==> flow/design.v <==
`timescale 1ns / 1ps
module PC(input clk,input rst, 
	input [31:0]jump_address,
	input[31:0] alu_ou_result,
	input [31:0]alu_result,
	input [1:0]pc_source,
	input zero,
	input pcwrite ,
	input pcwrite_cond,
	output reg [31:0] pc_out
    );
	 wire pc_in;
	 assign pc_in=pcwrite||(zero&&pcwrite_cond);
	always@(posedge clk or posedge rst)begin
		if(rst)begin
			pc_out<=0;
		end
		else begin
			if(pc_in)begin
				case(pc_source)
					2'b00:pc_out<=pc_out+1;
					2'b01:pc_out<=alu_ou_result;
					2'b10:pc_out<=jump_address;
					default:pc_out<=alu_result;
				endcase
			end
		end
	end
endmodule
`timescale 1ns / 1ps
module Instruction_reg(input [31:0]instruction,
input IRwrite,
input clk,
input rst,
output reg[5:0]opcode,
output reg[5:0]func,
output reg[31:0]jump_address,
output reg[4:0]rs,
output reg[4:0]rt,
output reg[4:0]rd,
output reg[31:0]signextend
    );
always@(posedge clk or posedge rst)begin
	if(rst)begin
		opcode<=0;
		rs<=0;
		rt<=0;
		rd<=0;
		func<=0;
		jump_address<=0;
		signextend<=0;
	end	
	else begin
		if(IRwrite)begin
			opcode<=instruction[31:26];
			rs<=instruction[25:21];
			rt<=instruction[20:16];
			rd<=instruction[15:11];
			func<=instruction[5:0];
			jump_address<={16'b0, instruction[15:0]};
			signextend<= {{16{instruction[15]}}, instruction[15:0]};
		end	
	end 
end
endmodule
`timescale 1ns / 1ps
module memory_data_register(input [31:0]data_in,
	input clk,input rst,
	output reg [31:0]mdr_result
    );
	always@(posedge clk or posedge rst)begin
		if(rst)begin
			mdr_result<=0;
		end
		else
			mdr_result<=data_in;
	end
endmodule
`timescale 1ns / 1ps
module controlunit (
    input clk,
    input rst,
    input [5:0] opcode,
    output PCWrite,
    output IorD,
    output MemWrite,
    output IRWrite,
    output ALUSrcA,
    output [1:0] ALUSrcB,
    output [1:0] ALUOp,
    output MemtoReg,
    output RegWrite,
    output RegDst,
    output PCWriteCond,
    output MemRead,
    output [1:0] PCSource,
    output Branch
    );
  reg PCWrite_reg, IorD_reg, MemWrite_reg, IRWrite_reg, ALUSrcA_reg, MemtoReg_reg, RegWrite_reg, RegDst_reg, PCWriteCond_reg, MemRead_reg, Branch_reg;
  reg [1:0] PCSource_reg;
  reg [1:0] ALUSrcB_reg;
  reg [1:0] ALUOp_reg;
    reg [3:0] next_state, current_state;
    parameter IDLE = 4'b0000, FETCH = 4'b0001, DECODE = 4'b0010, RTYP1 = 4'b0011, RTYP2 = 4'b0100, LW = 4'b0101,
    LW1 = 4'b0110, LW2 = 4'b0111, SW = 4'b1000, SW1 = 4'b1001, BEQ = 4'b1010, JUMP = 4'b1011;
    always@(posedge clk or posedge rst)
    begin 
        if(rst)
            current_state <= IDLE;
        else
            current_state <= next_state;
    end
    always@(current_state or opcode) begin
        case(current_state)
            IDLE: next_state = FETCH;
            FETCH: next_state= DECODE;
            DECODE: 
                case(opcode)
                    6'b000000: next_state = RTYP1;
                    6'b100011: next_state = LW;
                    6'b101011: next_state = SW;
                    6'b000100: next_state = BEQ;
                    6'b001000: next_state = JUMP;
                    default: next_state = IDLE;
                endcase
            RTYP1: next_state = RTYP2;
            LW: next_state = LW1;
            LW1: next_state = LW2;
            SW: next_state = SW1;
            SW1: next_state = IDLE;
            LW2: next_state = IDLE;
            RTYP2: next_state = IDLE;
            BEQ: next_state = IDLE;
            JUMP: next_state = IDLE;
            default: next_state = IDLE;
        endcase
    end
    always@(current_state)
    begin
            PCWrite_reg = 0;
            IorD_reg = 0;
            MemWrite_reg = 0;
            IRWrite_reg = 0;
            ALUSrcA_reg = 0;
            ALUSrcB_reg = 0;
            ALUOp_reg = 0;
            MemtoReg_reg = 0;
            RegWrite_reg = 0;
            RegDst_reg = 0;
            PCWriteCond_reg = 0;
            MemRead_reg = 0;
            PCSource_reg = 0;
            Branch_reg = 0;
        case(current_state)
            FETCH: begin
                PCWrite_reg = 1;
                IRWrite_reg = 1;
                ALUSrcB_reg = 2'b01;
					 MemRead_reg=1;
            end
            DECODE: begin
                ALUSrcB_reg = 2'b11;
            end
            RTYP1: begin
                ALUSrcA_reg = 1;
                ALUOp_reg = 2'b10;
            end
            RTYP2: begin
                RegDst_reg = 1;
                RegWrite_reg = 1;
            end
            LW, SW: begin
                ALUSrcA_reg = 1;
                ALUSrcB_reg = 2'b10;
            end
            LW1: begin
                IorD_reg = 1;
                MemRead_reg = 1;
            end
            LW2: begin
                MemtoReg_reg = 1;
                RegWrite_reg = 1;
            end
            SW1: begin
                IorD_reg = 1;
                MemWrite_reg = 1;
            end
            BEQ: begin
                ALUSrcA_reg = 1;
                ALUOp_reg = 2'b01;
                PCSource_reg = 2'b01;
                PCWriteCond_reg = 1;
                Branch_reg = 1;
            end
            JUMP: begin
                PCSource_reg = 2'b10;
                PCWrite_reg = 1;
            end
        endcase
    end
    assign PCWrite = PCWrite_reg;
    assign IorD = IorD_reg;
    assign MemWrite = MemWrite_reg;
    assign IRWrite = IRWrite_reg;
    assign ALUSrcA = ALUSrcA_reg;
    assign ALUSrcB = ALUSrcB_reg;
    assign ALUOp = ALUOp_reg;
    assign MemtoReg = MemtoReg_reg;
    assign RegWrite = RegWrite_reg;
    assign RegDst = RegDst_reg;
    assign PCWriteCond = PCWriteCond_reg;
    assign MemRead = MemRead_reg;
    assign PCSource = PCSource_reg;
    assign Branch = Branch_reg;
endmodule
module Registers( input clk,input rst,
	input [4:0]rs,
	input [4:0]rt,
	input [4:0]rd,	
	input regdst,
	input regwrite,
	input memtoreg,
	input[31:0] alu_ou_result,
	input[31:0]mdr_result,
	output reg[31:0]rs_data,
	output reg[31:0]rt_data
    );
	reg [31:0] register [9:0];
	wire [4:0] wa = regdst ? rd : rt;
	always@(*)begin
		if(rst)begin
			rs_data=0;
			rt_data=0;
		end
		else begin
			rs_data=(rs<5'd10)?register[rs]:32'b0;
			rt_data=(rt<5'd10)?register[rt]:32'b0;
		end
	end
	always@(posedge clk)begin
		if(regwrite && wa<5'd10)begin
			if(memtoreg)begin
				register[wa]<=mdr_result;
			end
			else
				register[wa]<=alu_ou_result;
		end
	end
endmodule
module registerA(input clk,input rst, input [31:0]rs_data,
	output reg[31:0]A_out
    );
	always@(posedge clk or posedge rst)begin
		if(rst)
			A_out<=0;
		else
			A_out<=rs_data;
	end
endmodule
module registerB(input clk,input rst, input [31:0]rt_data,
	output reg[31:0]B_out
    );
	always@(posedge clk or posedge rst)begin
		if(rst)
			B_out<=0;
		else
			B_out<=rt_data;
	end
endmodule
module Alu_Control(input clk,input rst,
	input [5:0]func,
	input[1:0]alu_op,
	output reg[3:0] alu_control
    );
	always @(*) begin
    if (rst) begin
        alu_control = 4'b0000;
    end
    else begin
        case (alu_op)
            2'b10: case (func)
                6'b000000: alu_control = 4'b0010;
                6'b000001: alu_control = 4'b0110;
                6'b000010: alu_control = 4'b0000;
                default: alu_control = 4'b0010;
            endcase
            2'b01: alu_control = 4'b0110;
            2'b11: alu_control = 4'b0010;
            default: alu_control = 4'b0010;
        endcase
    end
end
endmodule
module ALU(alu_result,zero,clk,inputA,inputB,signextend,pc,alu_control,alu_src_A,alu_src_B);
  output reg [31:0] alu_result;
  output reg zero;
  input clk;
  input wire [31:0] inputA,inputB;
  input wire [31:0] signextend;
  input wire [31:0]pc;
  input wire [3:0] alu_control;
  input wire alu_src_A;
  input wire [1:0]alu_src_B;
 reg [31:0] input1,input2;
  always@(*)begin
	if(alu_src_A)
		input1=inputA;
	else
		input1=pc;
  end
  always@(*)begin
	case(alu_src_B)
		2'b00:input2=inputB;
		2'b01:input2=1;
		default:input2=signextend;
	endcase	
  end
  always @(*)
      begin
          case (alu_control)
          4'b0010: alu_result = input1 + input2; 
          4'b0110: alu_result = input1 - input2; 
          4'b0000: alu_result = input1 & input2; 
          4'b0001: alu_result = input1 | input2; 
          4'b1100: alu_result = ~(input1 | input2); 
          4'b1001: alu_result = input2 << input1 ; 
          default: alu_result = input1 + input2;
       endcase
      end
  always@(alu_result)       
    begin
      if(alu_result == 32'h0000_0000)
            zero = 1'b1;
        else
            zero = 1'b0;
    end
endmodule
`timescale 1ns / 1ps
module ALUreg(input[31:0]alu_result,
	input clk,input rst,
	output reg[31:0]alu_ou_result
    );
	always@(posedge clk or posedge rst)begin
		if(rst)
			alu_ou_result<=0;
		else
			alu_ou_result<=alu_result;
	end
endmodule
`timescale 1ns / 1ps
module Integration(input clk,
	 input rst,
	 output [31:0]mem_addr,
	 output [31:0]mem_wdata,
	 output mem_we,
	 input [31:0]mem_rdata
 );
 	wire [5:0]func;
	wire [31:0]signextend;
	wire [31:0]rs_data;
	wire [31:0]rt_data;
	 wire [31:0]mdr_result;
	 wire [31:0]A_out;
	  wire [31:0]B_out;
	  wire [31:0]alu_ou_result;
	   wire[3:0]alu_control;
	 wire zero;
	 wire [31:0]instruction;
	 wire [31:0]pc_out;
	 wire [31:0]jump_address;
	 wire [31:0]alu_result;
	 wire [5:0] opcode;
	 wire [4:0] rs;
	 wire [4:0] rt;
	 wire [4:0] rd;
	 wire PCWrite;
	 wire IorD;
	 wire MemWrite;
	 wire IRWrite;
	 wire ALUSrcA;
	 wire [1:0] ALUSrcB;
	 wire [1:0] ALUOp;
	 wire MemtoReg;
	 wire RegWrite;
	 wire RegDst;
	 wire PCWriteCond;
	 wire MemRead;
	 wire [1:0] PCSource;
	 wire Branch;
	assign instruction = mem_rdata;
	assign mem_addr = IorD ? alu_ou_result : pc_out;
	assign mem_wdata = B_out;
	assign mem_we = MemWrite;
PC pc (
    .clk(clk), 
    .rst(rst), 
    .jump_address(jump_address),
    .alu_ou_result(alu_ou_result),
    .alu_result(alu_result),
    .pc_source(PCSource), 
    .zero(zero),
    .pcwrite(PCWrite), 
    .pcwrite_cond(PCWriteCond),
    .pc_out(pc_out)
    );
	Instruction_reg IR (
    .instruction(instruction), 
    .IRwrite(IRWrite), 
    .clk(clk), 
    .rst(rst), 
    .opcode(opcode), 
    .func(func), 
    .jump_address(jump_address), 
    .rs(rs), 
    .rt(rt), 
    .rd(rd), 
    .signextend(signextend)
    );
	 memory_data_register mdr (
    .data_in(mem_rdata), 
    .clk(clk), 
    .rst(rst), 
    .mdr_result(mdr_result)
    );
	 controlunit control (
    .clk(clk), 
    .rst(rst), 
    .opcode(opcode), 
    .PCWrite(PCWrite), 
    .IorD(IorD), 
    .MemWrite(MemWrite), 
    .IRWrite(IRWrite), 
    .ALUSrcA(ALUSrcA), 
    .ALUSrcB(ALUSrcB), 
    .ALUOp(ALUOp), 
    .MemtoReg(MemtoReg), 
    .RegWrite(RegWrite), 
    .RegDst(RegDst), 
    .PCWriteCond(PCWriteCond), 
    .MemRead(MemRead), 
    .PCSource(PCSource), 
    .Branch(Branch)
    );
	Registers registermem (
    .clk(clk), 
    .rst(rst), 
    .rs(rs), 
    .rt(rt), 
    .rd(rd), 
    .regdst(RegDst), 
    .regwrite(RegWrite), 
    .memtoreg(MemtoReg), 
    .alu_ou_result(alu_ou_result), 
    .mdr_result(mdr_result), 
    .rs_data(rs_data), 
    .rt_data(rt_data)
    );
	 registerA Areg (
    .clk(clk), 
    .rst(rst), 
    .rs_data(rs_data), 
    .A_out(A_out)
    );
	 registerB Breg (
    .clk(clk), 
    .rst(rst), 
    .rt_data(rt_data), 
    .B_out(B_out)
    );
	Alu_Control alu_cont(
    .clk(clk), 
    .rst(rst), 
    .func(func), 
    .alu_op(ALUOp), 
    .alu_control(alu_control)
    );
	ALU alu (
    .alu_result(alu_result), 
    .zero(zero), 
	 .clk(clk),
    .inputA(A_out), 
    .inputB(B_out), 
    .signextend(signextend), 
    .pc(pc_out), 
    .alu_control(alu_control), 
    .alu_src_A(ALUSrcA), 
    .alu_src_B(ALUSrcB)
    );
	 ALUreg alureg (
    .alu_result(alu_result), 
    .clk(clk), 
    .rst(rst), 
    .alu_ou_result(alu_ou_result)
    );
endmodule
==> reports on Integration <==
[Step by step through the tools: Integration]
Each step is given for the RTL above and for the edited RTL.
"before" refers to lines of the RTL above, "after" to lines of the edited file.
"difference" is "after" less "before", of the values as shown; "rel. change" is that difference over "before", in percent.
Operators: Yosys type, input widths -> output width; for muxes data width and select width s.
Library cell names are shortened.
Not given: n/a
Set-up
  design top: Integration
  clock port: clk
  cell library: sky130hd
  corner: tt_025C_1v80

[Diff]
Unified diff, file above to edited file.
The edit is scripted: it alters the design's behaviour and was not made to optimise anything.
begin of diff
@@ -417,10 +417,5 @@
     .signextend(signextend)
     );
-	 memory_data_register mdr (
-    .data_in(mem_rdata), 
-    .clk(clk), 
-    .rst(rst), 
-    .mdr_result(mdr_result)
-    );
+	 assign mdr_result = mem_rdata;
 	 controlunit control (
     .clk(clk), 
end of diff

[After elaboration]
Yosys after proc, flatten, opt, wreduce and memory -nomap, before mapping. Enables and synchronous resets that opt folds into registers are not counted as muxes. Memory bits, and registers merged into a memory's read port (data or address), are not among the register bits. Print and check cells are not counted.
Yosys's memory passes give these memory sizes; they may raise the number of words (mostly to a power of two), join words into wider ones and drop unused or constant bits.
Word-level totals
  bits in registers: before 223, after 191, difference -32, rel. change -14.35%
  memory bits (writable): before 320, after 320, difference 0, rel. change 0.00%
  bits in read-only memories: before 272, after 272, difference 0, rel. change 0.00%
  memory cells: before 2, after 2, difference 0, rel. change 0.00%
  bits of input ports: before 34, after 34, difference 0, rel. change 0.00%
  output and inout port bits: before 65, after 65, difference 0, rel. change 0.00%
Memories
  shape (words x width / read and write ports): before registermem.register 10x32 r2 w1; 16x17 r1 w0, after registermem.register 10x32 r2 w1; 16x17 r1 w0
Operators by class
  $add $sub $neg: before 3, after 3, difference 0, rel. change 0.00%
  magnitude comparators: before 3, after 3, difference 0, rel. change 0.00%
  eq/ne operators: before 21, after 21, difference 0, rel. change 0.00%
  shift-type cells: before 1, after 1, difference 0, rel. change 0.00%
  multiplexer cells: before 25, after 25, difference 0, rel. change 0.00%
  bitwise operators: before 4, after 4, difference 0, rel. change 0.00%
  reductions and logical operators: before 9, after 9, difference 0, rel. change 0.00%
Operator kinds equal on both sides are left out: 37.

[Longest topological paths]
Longest topological path by Yosys (ltp), each cell counted once; first at word level (registers and memories cut), then after technology mapping (sequential cells cut; the memories' decode and read muxes count).
Logic depth
  word-level depth: before 10, after 10, difference 0, rel. change 0.00%
  ABC_AREA: before 0, after 0
  gate-level depth with buffers: before 31, after 33, difference +2, rel. change +6.45%

[After synthesis]
Yosys stat after the flow's synthesis: flattened, memories mapped to cells. It holds for the ABC_AREA given above (unset counts as 0); a run with the other value may have another netlist.
Cell types
  dfrtp_1: before 196, after 164, difference -32, rel. change -16.33%
  a21oi_1: before 101, after 71, difference -30, rel. change -29.70%
  o21ai_0: before 118, after 91, difference -27, rel. change -22.88%
  nand3_1: before 25, after 42, difference +17, rel. change +68.00%
  nor2_1: before 97, after 110, difference +13, rel. change +13.40%
  buf_2: before 19, after 7, difference -12, rel. change -63.16%
  clkbuf_1: before 91, after 102, difference +11, rel. change +12.09%
  o32ai_1: before 11, after 1, difference -10, rel. change -90.91%
  inv_1: before 45, after 54, difference +9, rel. change +20.00%
  nor4_1: before 16, after 7, difference -9, rel. change -56.25%
  a22oi_1: before 11, after 20, difference +9, rel. change +81.82%
  o221ai_1: before 3, after 12, difference +9, rel. change +300.00%
  mux2_2: before 102, after 110, difference +8, rel. change +7.84%
  mux2_4: before 0, after 8, difference +8
  mux2i_1: before 100, after 93, difference -7, rel. change -7.00%
  nand4_1: before 14, after 21, difference +7, rel. change +50.00%
  a31oi_1: before 12, after 19, difference +7, rel. change +58.33%
  or4_1: before 5, after 12, difference +7, rel. change +140.00%
Cell types equal on both sides are left out: 12.
The list need not be complete.
Synthesis totals
  cells in the netlist: before 2150, after 2093, difference -57, rel. change -2.65%
  cell area after synthesis (µm²): before 27400.0, after 26479.1, difference -920.9, rel. change -3.36%
  flip-flop cells: before 516, after 484, difference -32, rel. change -6.20%
The figures by module come from a second, unflattened synthesis with its own total; it is not the netlist above.
Second synthesis, totals
  cells (unflattened synthesis): before 2686, after 2653, difference -33, rel. change -1.23%
  area total of the unflattened synthesis (µm²): before 31483.9, after 30679.4, difference -804.5, rel. change -2.56%
Rows give one instance, submodules left out.
By module, before
  Registers: times used 1, cells 919, area 15322.2 µm², seq. area 9609.2 µm²
  ALU: times used 1, cells 1060, area 7151.9 µm², seq. area 0.0 µm²
  PC: times used 1, cells 334, area 2880.3 µm², seq. area 800.8 µm²
  Instruction_reg: times used 1, cells 129, area 1795.5 µm², seq. area 800.8 µm²
  ALUreg: times used 1, cells 33, area 804.5 µm², seq. area 800.8 µm²
  memory_data_register: times used 1, cells 33, area 804.5 µm², seq. area 800.8 µm²
  registerA: times used 1, cells 33, area 804.5 µm², seq. area 800.8 µm²
  registerB: times used 1, cells 33, area 804.5 µm², seq. area 800.8 µm²
  Integration: times used 1, cells 36, area 544.3 µm², seq. area 0.0 µm²
  controlunit: times used 1, cells 60, area 464.2 µm², seq. area 100.1 µm²
  Alu_Control: times used 1, cells 16, area 107.6 µm², seq. area 0.0 µm²
By module, after
  Registers: times used 1, cells 919, area 15322.2 µm², seq. area 9609.2 µm²
  ALU: times used 1, cells 1060, area 7151.9 µm², seq. area 0.0 µm²
  PC: times used 1, cells 334, area 2880.3 µm², seq. area 800.8 µm²
  Instruction_reg: times used 1, cells 129, area 1795.5 µm², seq. area 800.8 µm²
  ALUreg: times used 1, cells 33, area 804.5 µm², seq. area 800.8 µm²
  registerA: times used 1, cells 33, area 804.5 µm², seq. area 800.8 µm²
  registerB: times used 1, cells 33, area 804.5 µm², seq. area 800.8 µm²
  Integration: times used 1, cells 36, area 544.3 µm², seq. area 0.0 µm²
  controlunit: times used 1, cells 60, area 464.2 µm², seq. area 100.1 µm²
  Alu_Control: times used 1, cells 16, area 107.6 µm², seq. area 0.0 µm²

[Path before layout]
Source: OpenSTA report_checks on the synthesized netlist (no wires, ideal clock, input and output delay 20% of the period each), path of least setup slack; recovery checks are left aside. Register names are those of the netlist, which keeps one name where synthesis merged equal registers.
Path post-synthesis
  kind: before input port to flip-flop, after input port to flip-flop
  start point: before input port rst, after input port rst
  end point: before register pc.pc_out[11], after register pc.pc_out[0]
  period (ns): before 8.0, after 8.0, difference 0.0, rel. change 0.00%
  input delay (ns): before 1.600, after 1.600, difference 0.000, rel. change 0.00%
  library setup time (ns): before 0.143, after 0.125, difference -0.018
  data arrival time (ns): before 10.052, after 9.575, difference -0.477, rel. change -4.75%
  required time (ns): before 7.857, after 7.875, difference +0.018, rel. change +0.23%
  path slack (ns): before -2.195, after -1.700, difference +0.495
  delay of the path (ns): before 8.595, after 8.100, difference -0.495, rel. change -5.76%
  driving pins on the path: before 17, after 18, difference +1, rel. change +5.88%
  buffers on the path: before 2, after 2, difference 0, rel. change 0.00%
  synthesis period reached (ns): before 10.195, after 9.7, difference -0.495, rel. change -4.86%
"delay of the path" is the arrival time less input delay plus setup time.
"driving pins on the path": output pins that drive a net of the path, with the launching flip-flop's if there is one; two outputs of one cell count as two.
"synthesis period reached" is the clock period less the worst setup slack; recovery checks do not enter. This is arithmetic on one report: input and output delays are still those of the set period (20% each).
The rows between start and end are the longest chain of elaborated cells between them; the timing report does not say that the signal goes this way. Where chains are equally long, one stands for them.
A line is the first line of the expression or statement that the cell stems from. Yosys adds cells for indexed reads and writes and turns some case tables into memories.
At most two assigning lines are given for a register; there are more.
On the way, post-synthesis, before
  path through: inv_1 nand2_1 clkbuf_1 a21oi_1 ha_1 nor2b_1 o31a_1 o2111a_1 or4_1 a32o_1 or4_1 nor3b_1 and4_1 nand4_1 nor2_1 buf_4 o32ai_1
  cells in the longest elaborated chain: 7
RTL lines, path post-synthesis, before
  start: declaration: RTL line 352  | input rst,
  $mux 4: RTL line 276  | if (rst) begin
  $eq 4x4->1: RTL line 320  | case (alu_control)
  $pmux 32 s5: RTL line 320
  $logic_not 32->1: RTL line 332  | if(alu_result == 32'h0000_0000)
  $mux 1: RTL line 332
  $logic_and 1x1->1: RTL line 13  | assign pc_in=pcwrite||(zero&&pcwrite_cond);
  $logic_or 1x1->1: RTL line 13
  end: assignment: RTL line 21  | 2'b00:pc_out<=pc_out+1;
  end: assignment: RTL line 22  | 2'b01:pc_out<=alu_ou_result;
  end: declaration: RTL line 10  | output reg [31:0] pc_out
Some nets on the timed path still bear RTL names; the line given drives or declares the net.
Nets with RTL names, path post-synthesis, before (RTL line)
  alu.alu_result[13]: 320
On the way, post-synthesis, after
  path through: inv_1 nand2_1 nand2_1 xnor2_1 ha_1 a21o_1 a221oi_1 nor4b_1 o21a_1 or3_1 a31oi_1 nand4_1 nor4_1 o2111ai_4 and2_1 buf_6 buf_6 mux2_4
  cells in the longest elaborated chain: 7
RTL lines, path post-synthesis, after
  start: declaration: RTL line 352  | input rst,
  $mux 4: RTL line 276  | if (rst) begin
  $eq 4x4->1: RTL line 320  | case (alu_control)
  $pmux 32 s5: RTL line 320
  $logic_not 32->1: RTL line 332  | if(alu_result == 32'h0000_0000)
  $mux 1: RTL line 332
  $logic_and 1x1->1: RTL line 13  | assign pc_in=pcwrite||(zero&&pcwrite_cond);
  $logic_or 1x1->1: RTL line 13
  end: assignment: RTL line 21  | 2'b00:pc_out<=pc_out+1;
  end: assignment: RTL line 22  | 2'b01:pc_out<=alu_ou_result;
  end: declaration: RTL line 10  | output reg [31:0] pc_out

[Worst path after layout]
Path of least setup slack in the final report of the runs of pair A (OpenROAD, finished layout, wires in). Where an end is a register, its clock arrival counts in the times.
Path post-layout
  kind: before flip-flop to flip-flop, after flip-flop to flip-flop
  start point: before register control.current_state[0], after register control.current_state[3]
  end point: before register pc.pc_out[18], after register pc.pc_out[31]
  period (ns): before 8.0, after 8.0, difference 0.0, rel. change 0.00%
  library setup time (ns): before 0.11, after 0.11, difference 0.00
  data arrival time (ns): before 7.92, after 8.06, difference +0.14, rel. change +1.77%
  required time (ns): before 8.50, after 8.48, difference -0.02, rel. change -0.24%
  path slack (ns): before 0.58, after 0.42, difference -0.16
  driving pins on the path: before 29, after 27, difference -2, rel. change -6.90%
  buffers on the path: before 2, after 2, difference 0, rel. change 0.00%
The rows between start and end are the longest chain of elaborated cells between them; the timing report does not say that the signal goes this way. Where chains are equally long, one stands for them.
A memory read counts as a cell of the chain, while the word-level depth stops at memories.
At most two assigning lines are given for a register; there are more.
On the way, post-layout, before
  path through: dfrtp_1 inv_1 ha_1 mux2i_2 o21a_1 o22ai_1 ha_1 o2111ai_1 nor3b_1 buf_4 o21ai_0 nand2b_1 nor3_1 o21ai_0 o21ai_0 a221oi_1 ha_1 a21oi_1 o21ai_0 a211o_1 a21oi_1 o2111ai_1 a21oi_1 o221a_2 o2111ai_2 o21ai_4 buf_4 o21ai_0 a22o_1
  cells in the longest elaborated chain: 10
RTL lines, path post-layout, before
  start: declaration: RTL line 103  | reg [3:0] next_state, current_state;
  start: assignment: RTL line 109  | current_state <= IDLE;
  start: assignment: RTL line 111  | current_state <= next_state;
  $mem_v2 16x17: RTL line 154  | case(current_state)
  $eq 2x1->1: RTL line 312  | case(alu_src_B)
  $pmux 32 s2: RTL line 312
  $or 32x32->32: RTL line 325  | 4'b1100: alu_result = ~(input1 | input2);
  $not 32->32: RTL line 325
  $pmux 32 s5: RTL line 320  | case (alu_control)
  $logic_not 32->1: RTL line 332  | if(alu_result == 32'h0000_0000)
  $mux 1: RTL line 332
  $logic_and 1x1->1: RTL line 13  | assign pc_in=pcwrite||(zero&&pcwrite_cond);
  $logic_or 1x1->1: RTL line 13
  end: assignment: RTL line 21  | 2'b00:pc_out<=pc_out+1;
  end: assignment: RTL line 22  | 2'b01:pc_out<=alu_ou_result;
  end: declaration: RTL line 10  | output reg [31:0] pc_out
On the way, post-layout, after
  path through: dfrtp_1 or2_1 o211a_1 a22oi_1 ha_1 o221ai_1 nor4_1 buf_4 and2_1 o211a_1 o211ai_1 a21oi_1 o21ai_0 a22oi_1 ha_1 a211o_1 a31o_2 a21oi_1 nand3b_1 mux2i_1 o22ai_1 nand3b_1 nor4b_4 o2111ai_4 buf_4 and2_2 a211o_1
  cells in the longest elaborated chain: 10
RTL lines, path post-layout, after
  start: declaration: RTL line 103  | reg [3:0] next_state, current_state;
  start: assignment: RTL line 109  | current_state <= IDLE;
  start: assignment: RTL line 111  | current_state <= next_state;
  $mem_v2 16x17: RTL line 154  | case(current_state)
  $eq 2x1->1: RTL line 312  | case(alu_src_B)
  $pmux 32 s2: RTL line 312
  $or 32x32->32: RTL line 325  | 4'b1100: alu_result = ~(input1 | input2);
  $not 32->32: RTL line 325
  $pmux 32 s5: RTL line 320  | case (alu_control)
  $logic_not 32->1: RTL line 332  | if(alu_result == 32'h0000_0000)
  $mux 1: RTL line 332
  $logic_and 1x1->1: RTL line 13  | assign pc_in=pcwrite||(zero&&pcwrite_cond);
  $logic_or 1x1->1: RTL line 13
  end: assignment: RTL line 21  | 2'b00:pc_out<=pc_out+1;
  end: assignment: RTL line 22  | 2'b01:pc_out<=alu_ou_result;
  end: declaration: RTL line 10  | output reg [31:0] pc_out
Some nets on the timed path still bear RTL names; the line given drives or declares the net.
Nets with RTL names, path post-layout, after (RTL line)
  alu.alu_result[27]: 320

[Measured runs]
Both versions went through the flow (Yosys, OpenROAD) with the same settings in each pair. Constraints: input delay and output delay 20% of the set period each, output load 0.01 pF.
Flow settings, pair A
  CORE_UTILIZATION: 40
  period_ns: 8.0
  CAP_MARGIN: 20
  CORE_MARGIN: 2
  SLEW_MARGIN: 20
Final reports, pair A
  mapped cell area after synthesis (µm²): before 27400.0, after 26479.1, difference -920.9, rel. change -3.36%
  die size (µm²): before 70609.8, after 68272.5, difference -2337.3, rel. change -3.31%
  standard-cell area of the final layout (µm²): before 31362.6, after 30387.9, difference -974.7, rel. change -3.11%
  utilization: before 0.465, after 0.463, difference -0.002
  worst setup slack after layout (ns): before 0.579, after 0.418, difference -0.161
  summed negative setup slack (ns): before 0.000, after 0.000, difference 0.000
  post-route worst hold slack (ns): before 0.554, after 0.540, difference -0.014
  period achieved (ns): before 7.421, after 7.582, difference +0.161, rel. change +2.17%
Flow settings, pair B
  ABC_AREA: 0
  CAP_MARGIN: 5
  CORE_UTILIZATION: 43
  GPL_TIMING_DRIVEN: 0
  MAX_ROUTING_LAYER: met4
  SETUP_SLACK_MARGIN: 0.38
  period_ns: 9.36
  CORE_MARGIN: 2
  SLEW_MARGIN: 20
Final reports, pair B
  mapped cell area after synthesis (µm²): before 27400.0, after 26479.1, difference -920.9, rel. change -3.36%
  die size (µm²): before 65756.3, after 63579.6, difference -2176.7, rel. change -3.31%
  standard-cell area of the final layout (µm²): before 31687.9, after 30603.1, difference -1084.8, rel. change -3.42%
  utilization: before 0.502, after 0.505, difference +0.003
  worst setup slack after layout (ns): before 0.850, after 0.746, difference -0.104
  summed negative setup slack (ns): before 0.000, after 0.000, difference 0.000
  post-route worst hold slack (ns): before 0.521, after 0.525, difference +0.004
  period achieved (ns): before 8.510, after 8.614, difference +0.104, rel. change +1.22%
"period achieved" means the clock period less the worst setup slack. The figure is calculated, with input and output delays left at 20% of the set period.
